==> flow/design.v <==
`timescale 1ns / 1ps
module synch_fifo #(
    parameter   FIFO_WIDTH = 32,                       
    parameter   FIFO_DEPTH = 16,                       
    parameter   FIFO_PTR = 4                           
) (
    input       clk,                                   
    input       rst_n,                                 
    input       fifo_wren,                             
    input       fifo_rden,                             
    input       [FIFO_WIDTH-1:0] fifo_wrdata,          
    output reg  [FIFO_WIDTH-1:0] fifo_rddata,          
    output      fifo_full,                             
    output      fifo_empty,                            
    output      [FIFO_PTR:0] fifo_room_avail,          
    output      [FIFO_PTR:0] fifo_data_avail           
);
reg [FIFO_WIDTH-1:0] mem [0:FIFO_DEPTH-1];       
reg [FIFO_PTR-1:0] wr_ptr, rd_ptr;               
reg [FIFO_PTR:0] count;                          
assign fifo_data_avail = count;
assign fifo_full = (count == FIFO_DEPTH - 1);        
assign fifo_empty = (count == 0);                
assign fifo_room_avail = FIFO_DEPTH - count;
always @(posedge clk or negedge rst_n) begin
    if (!rst_n) begin
        wr_ptr <= 0;
        rd_ptr <= 0;
        count <= 0;
    end else begin
        if (fifo_wren && !fifo_full && !fifo_rden) begin
            mem[wr_ptr] <= fifo_wrdata;
            wr_ptr <= (wr_ptr + 1) % FIFO_DEPTH;
            count <= count + 1;
        end
        if (fifo_rden && !fifo_wren && !fifo_empty) begin
            fifo_rddata <= mem[rd_ptr];
            rd_ptr <= (rd_ptr + 1) % FIFO_DEPTH;
            count <= count - 1;
        end
        if (fifo_wren && fifo_rden && !fifo_full) begin
            if (fifo_empty)
                fifo_rddata <= fifo_wrdata;
            else begin
                mem[wr_ptr] <= fifo_wrdata;
                fifo_rddata <= mem[rd_ptr];
                wr_ptr <= wr_ptr + 1;
                rd_ptr <= rd_ptr + 1;
            end
        end
    end
end
endmodule
-- Reports on synch_fifo
What the tools print for synch_fifo, step after step.
Line numbers count from 1 in the design file above.
Operators carry their Yosys type and port widths (W data, S select, Z words).
Cell names lack the library's common part.
Not given: --
- top module: synch_fifo
- clock: clk
- standard-cell library: sky130hd
- corner: tt_025C_1v80

-- After elaboration
Counts by Yosys on the flattened word-level netlist (proc, flatten, opt, wreduce). Print and check cells are left out. Cells with the same type and inputs are merged into one.
- noted add/subtract/negate cells: 5
- noted equality and inequality tests: 31
- noted mux-type cells: 92
- reductions and logical operators at 16
- operators with widths (cell ; count):
    $mux W32 ; 83
    $pmux W32 S16 ; 1
    $eq A4 B4 Y1 const B ; 16
    $eq A4 B3 Y1 const B ; 8
    $mux W4 ; 6
    $eq A4 B2 Y1 const B ; 4
    $mux W5 ; 2
    $add A4 B1 Y4 const B ; 2
    $eq A4 B1 Y1 const B ; 2
    $logic_not A4 Y1 ; 2
    $logic_and A1 B1 Y1 ; 6
    $add A5 B1 Y5 const B ; 1
    $sub A5 B1 Y5 const B ; 1
    $eq A5 B4 Y1 const B ; 1
    $sub A5 B5 Y5 const A ; 1
    $logic_not A5 Y1 ; 1
    $logic_not A1 Y1 ; 4
    $reduce_bool A2 Y1 ; 2
    $reduce_and A2 Y1 ; 1
- noted register bits: 557
- noted input port bits: 36
- cells after elaboration at 164

-- Longest topological paths
Depth = most cells in a row (Yosys ltp): at word level without a register or memory, in the mapped netlist without a sequential cell, where the memories' decode and read muxes count.
- noted word-level depth: 8
- ABC_AREA: 0
- mapped depth: 13

-- Mapped cells and area
The flow's flattened synthesis, as Yosys stat reports it; memories are mapped. The netlist is that of the ABC_AREA named above (0 if unset); the other value can give another one.
The area totals of this step are shown rounded.
- standard cells after synthesis at 1897
- synthesis area at 28000 um^2
- sequential area: 17000 um^2
- noted flip-flop cells: 557
- buffer cells: 176
- cells by type (cell ; count):
    edfxtp_1 ; 544
    mux2_2 ; 488
    mux2i_1 ; 48
    a22oi_1 ; 57
    buf_2 ; 78
    mux2_1 ; 33
    a221oi_1 ; 38
    dfrtp_1 ; 13
    buf_6 ; 23
    o22ai_1 ; 40
    o21ai_0 ; 45
    nand2_1 ; 59
    a21oi_1 ; 44
    nand3_4 ; 12
    nand3_1 ; 40
    clkbuf_1 ; 50
    a222oi_1 ; 18
    ha_1 ; 12
Other cell types: 51; their cells: 255.

-- Worst setup path after synthesis
Path of least setup slack by OpenSTA after synthesis, without wires, with an ideal clock, recovery checks aside; 20% of the period is set as input and as output delay. Where synthesis merged equal registers, the netlist keeps one of their names.
- path kind: input to register
- start: input port fifo_wren
- end: register fifo_rddata[0]
- period: 10.0 ns
- input delay: 2.000 ns
- time at the first pin: 2.000 ns
- arrival time at 4.985 ns
- noted required time: 9.529 ns
- slack at 4.545 ns
- path delay at 3.456 ns
- noted stages: 3
- noted buffers on the path: 1
- synthesis period reached: 5.455 ns
"path delay" is the arrival time less input delay plus setup time.
"stages" counts driving pins, that of a launching flip-flop among them; a cell with two outputs on the path counts twice.
"synthesis period reached" is the clock period less the worst setup slack; recovery checks do not enter. This is arithmetic on one report: input and output delays are still those of the set period (20% each).
Between the ends stands the longest chain of elaborated cells between them, by number of cells; it is not shown to be the way that was timed. Of several equally long chains one is given.
A line is the first line of the expression or statement that the cell stems from. Yosys adds cells for indexed reads and writes and turns some case tables into memories.
A register here has more assigning lines than the two given.
The path ends at the enable pin of a flip-flop; only ways to that pin are counted.
- path through: or3b_2 clkbuf_1 a21boi_0
- cells in the longest elaborated chain: 5
- elaborated cells between the ends (all ways) at 7
- RTL lines with such cells at 2
- classes of those cells: reduce/logical (7)
- ends and longest elaborated chain, after synthesis (what ; line ; text):
    start, declared ; 9 ; input       fifo_wren,
    $logic_not A1 Y1 ; 36 ; if (fifo_rden && !fifo_wren && !fifo_empty) begin
    $logic_and A1 B1 Y1 (2 in a row) ; 36 ;
    $reduce_bool A2 Y1 ; -- ;
    $reduce_and A2 Y1 ; -- ;
    end, assigned ; 37 ; fifo_rddata <= mem[rd_ptr];
    end, assigned ; 43 ; fifo_rddata <= fifo_wrdata;
    end, declared ; 12 ; output reg  [FIFO_WIDTH-1:0] fifo_rddata,

-- Timing after layout
From the final timing report of entry A: the path of least setup slack in the routed layout; clock arrival at registers is part of the times.
- path kind: register to output
- start: register count[1]
- end: output port fifo_room_avail[4]
- period: 10.0 ns
- time at the first pin: 0.64 ns
- arrival time at 2.58 ns
- noted required time: 8.00 ns
- slack at 5.42 ns
- noted stages: 8
- noted buffers on the path: 2
Between the ends stands the longest chain of elaborated cells between them, by number of cells; it is not shown to be the way that was timed. Of several equally long chains one is given.
A register here has more assigning lines than the two given.
- path through: dfrtp_1 clkbuf_1 inv_1 ha_1 nor3b_1 ha_1 inv_1 clkdlybuf4s50_1
- cells in the longest elaborated chain: 1
- elaborated cells between the ends (all ways) at 1
- RTL lines with such cells at 1
- classes of those cells: add/sub (1)
- ends and longest elaborated chain, after layout (what ; line ; text):
    start, declared ; 20 ; reg [FIFO_PTR:0] count;
    start, assigned ; 34 ; count <= count + 1;
    start, assigned ; 39 ; count <= count - 1;
    $sub A5 B5 Y5 ; 24 ; assign fifo_room_avail = FIFO_DEPTH - count;
    end, declared ; 15 ; output      [FIFO_PTR:0] fifo_room_avail,

Lab notebook: synch_fifo

Top module synch_fifo; platform sky130hd; tools Yosys and OpenROAD; 4 stored runs in no particular order. Input and output delays are each 20% of the period that was set; the output load is 0.01 pF.
"reached clock period" means the clock period less the worst setup slack. The figure is calculated, with input and output delays left at 20% of the set period.
"critical setup path time" is the time allowed to the run's worst setup path (the clock period less input and output delay, where it has them) less its slack. Clock arrival times count: a late capture clock shortens it, a late launch clock lengthens it.
"total power of the final layout" is the tool's figure for a default switching activity; nothing was simulated.
Results are given in rounded form.

Entry A

==> flow/run.sh <==
#!/bin/bash
# the make line also repeats the synthesis and layout settings of config.mk as NAME=value (left out here)
make -C /OpenROAD-flow-scripts/flow DESIGN_CONFIG=/design/flow/config.mk WORK_HOME=/design/flow/orfs CLKGATE_MAP_FILE= finish
==> flow/config.mk <==
export PLATFORM = sky130hd
export DESIGN_NAME = synch_fifo
export DESIGN_NICKNAME = synch_fifo
export VERILOG_FILES = /design/flow/design.v
export SDC_FILE = /design/flow/constraint.sdc
export NUM_CORES = 4
export LEC_CHECK = 0
export CAP_MARGIN = 20
export CORE_MARGIN = 2
export CORE_UTILIZATION = 26
export CTS_CLUSTER_DIAMETER = 271
export GPL_TIMING_DRIVEN = 0
export SLEW_MARGIN = 20
==> flow/constraint.sdc <==
create_clock -name core_clock -period 10.0 [get_ports {clk}]
set_input_delay 2.0000 -clock core_clock [delete_from_list [all_inputs] [get_ports {clk}]]
set_output_delay 2.0000 -clock core_clock [all_outputs]
set_load 0.01 [all_outputs]

Measured in entry A:
- post-synthesis cell area: 28000 um^2
- area of the die at 110000 um^2
- noted the utilization after layout: 0.31
- smallest setup slack: 5.4 ns
- noted the total negative slack on setup checks: 0.000 ns
- total power of the final layout at 9.6 mW
- reached clock period at 4.576 ns
- noted the critical setup path time: 2.58 ns
- type of the worst setup path: register to output

Entry B

==> flow/run.sh <==
#!/bin/bash
# the make line also repeats the synthesis and layout settings of config.mk as NAME=value (left out here)
make -C /OpenROAD-flow-scripts/flow DESIGN_CONFIG=/design/flow/config.mk WORK_HOME=/design/flow/orfs CLKGATE_MAP_FILE= finish
==> flow/config.mk <==
export PLATFORM = sky130hd
export DESIGN_NAME = synch_fifo
export DESIGN_NICKNAME = synch_fifo
export VERILOG_FILES = /design/flow/design.v
export SDC_FILE = /design/flow/constraint.sdc
export NUM_CORES = 4
export LEC_CHECK = 0
export CAP_MARGIN = 20
export CORE_MARGIN = 2
export CORE_UTILIZATION = 40
export SLEW_MARGIN = 20
==> flow/constraint.sdc <==
create_clock -name core_clock -period 4.95 [get_ports {clk}]
set_input_delay 0.9900 -clock core_clock [delete_from_list [all_inputs] [get_ports {clk}]]
set_output_delay 0.9900 -clock core_clock [all_outputs]
set_load 0.01 [all_outputs]

Measured in entry B:
- post-synthesis cell area: 28000 um^2
- area of the die at 72000 um^2
- noted the utilization after layout: 0.46
- smallest setup slack: 1.2 ns
- noted the total negative slack on setup checks: 0.000 ns
- total power of the final layout at 18 mW
- reached clock period at 3.713 ns
- noted the critical setup path time: 3.71 ns
- type of the worst setup path: register to register

Entry C

==> flow/run.sh <==
#!/bin/bash
# the make line also repeats the synthesis and layout settings of config.mk as NAME=value (left out here)
make -C /OpenROAD-flow-scripts/flow DESIGN_CONFIG=/design/flow/config.mk WORK_HOME=/design/flow/orfs CLKGATE_MAP_FILE= finish
==> flow/config.mk <==
export PLATFORM = sky130hd
export DESIGN_NAME = synch_fifo
export DESIGN_NICKNAME = synch_fifo
export VERILOG_FILES = /design/flow/design.v
export SDC_FILE = /design/flow/constraint.sdc
export NUM_CORES = 4
export LEC_CHECK = 0
export CAP_MARGIN = 20
export CORE_MARGIN = 2
export CORE_UTILIZATION = 40
export SETUP_SLACK_MARGIN = 0.9
export SLEW_MARGIN = 20
==> flow/constraint.sdc <==
create_clock -name core_clock -period 4.95 [get_ports {clk}]
set_input_delay 0.9900 -clock core_clock [delete_from_list [all_inputs] [get_ports {clk}]]
set_output_delay 0.9900 -clock core_clock [all_outputs]
set_load 0.01 [all_outputs]

Measured in entry C:
- post-synthesis cell area: 28000 um^2
- area of the die at 72000 um^2
- noted the utilization after layout: 0.45
- smallest setup slack: 1.4 ns
- noted the total negative slack on setup checks: 0.000 ns
- total power of the final layout at 18 mW
- reached clock period at 3.550 ns
- noted the critical setup path time: 3.55 ns
- type of the worst setup path: register to register

Entry D

==> flow/run.sh <==
#!/bin/bash
# the make line also repeats the synthesis and layout settings of config.mk as NAME=value (left out here)
make -C /OpenROAD-flow-scripts/flow DESIGN_CONFIG=/design/flow/config.mk WORK_HOME=/design/flow/orfs CLKGATE_MAP_FILE= finish
==> flow/config.mk <==
export PLATFORM = sky130hd
export DESIGN_NAME = synch_fifo
export DESIGN_NICKNAME = synch_fifo
export VERILOG_FILES = /design/flow/design.v
export SDC_FILE = /design/flow/constraint.sdc
export NUM_CORES = 4
export LEC_CHECK = 0
export CAP_MARGIN = 25
export CELL_PAD_IN_SITES_GLOBAL_PLACEMENT = 2
export CORE_MARGIN = 2
export CORE_UTILIZATION = 40
export CTS_CLUSTER_DIAMETER = 266
export GPL_ROUTABILITY_DRIVEN = 0
export GPL_TIMING_DRIVEN = 0
export HOLD_SLACK_MARGIN = 0.24
export MIN_ROUTING_LAYER = met2
export PLACE_DENSITY_LB_ADDON = 0.15
export SLEW_MARGIN = 20
export TNS_END_PERCENT = 60
==> flow/constraint.sdc <==
create_clock -name core_clock -period 3.7 [get_ports {clk}]
set_input_delay 0.7400 -clock core_clock [delete_from_list [all_inputs] [get_ports {clk}]]
set_output_delay 0.7400 -clock core_clock [all_outputs]
set_load 0.01 [all_outputs]

Measured in entry D:
- post-synthesis cell area: 28000 um^2
- area of the die at 72000 um^2
- noted the utilization after layout: 0.47
- smallest setup slack: -0.25 ns
- noted the total negative slack on setup checks: -1.3 ns
- total power of the final layout at 28 mW
- reached clock period at 3.950 ns
- noted the critical setup path time: 3.95 ns
- type of the worst setup path: register to register
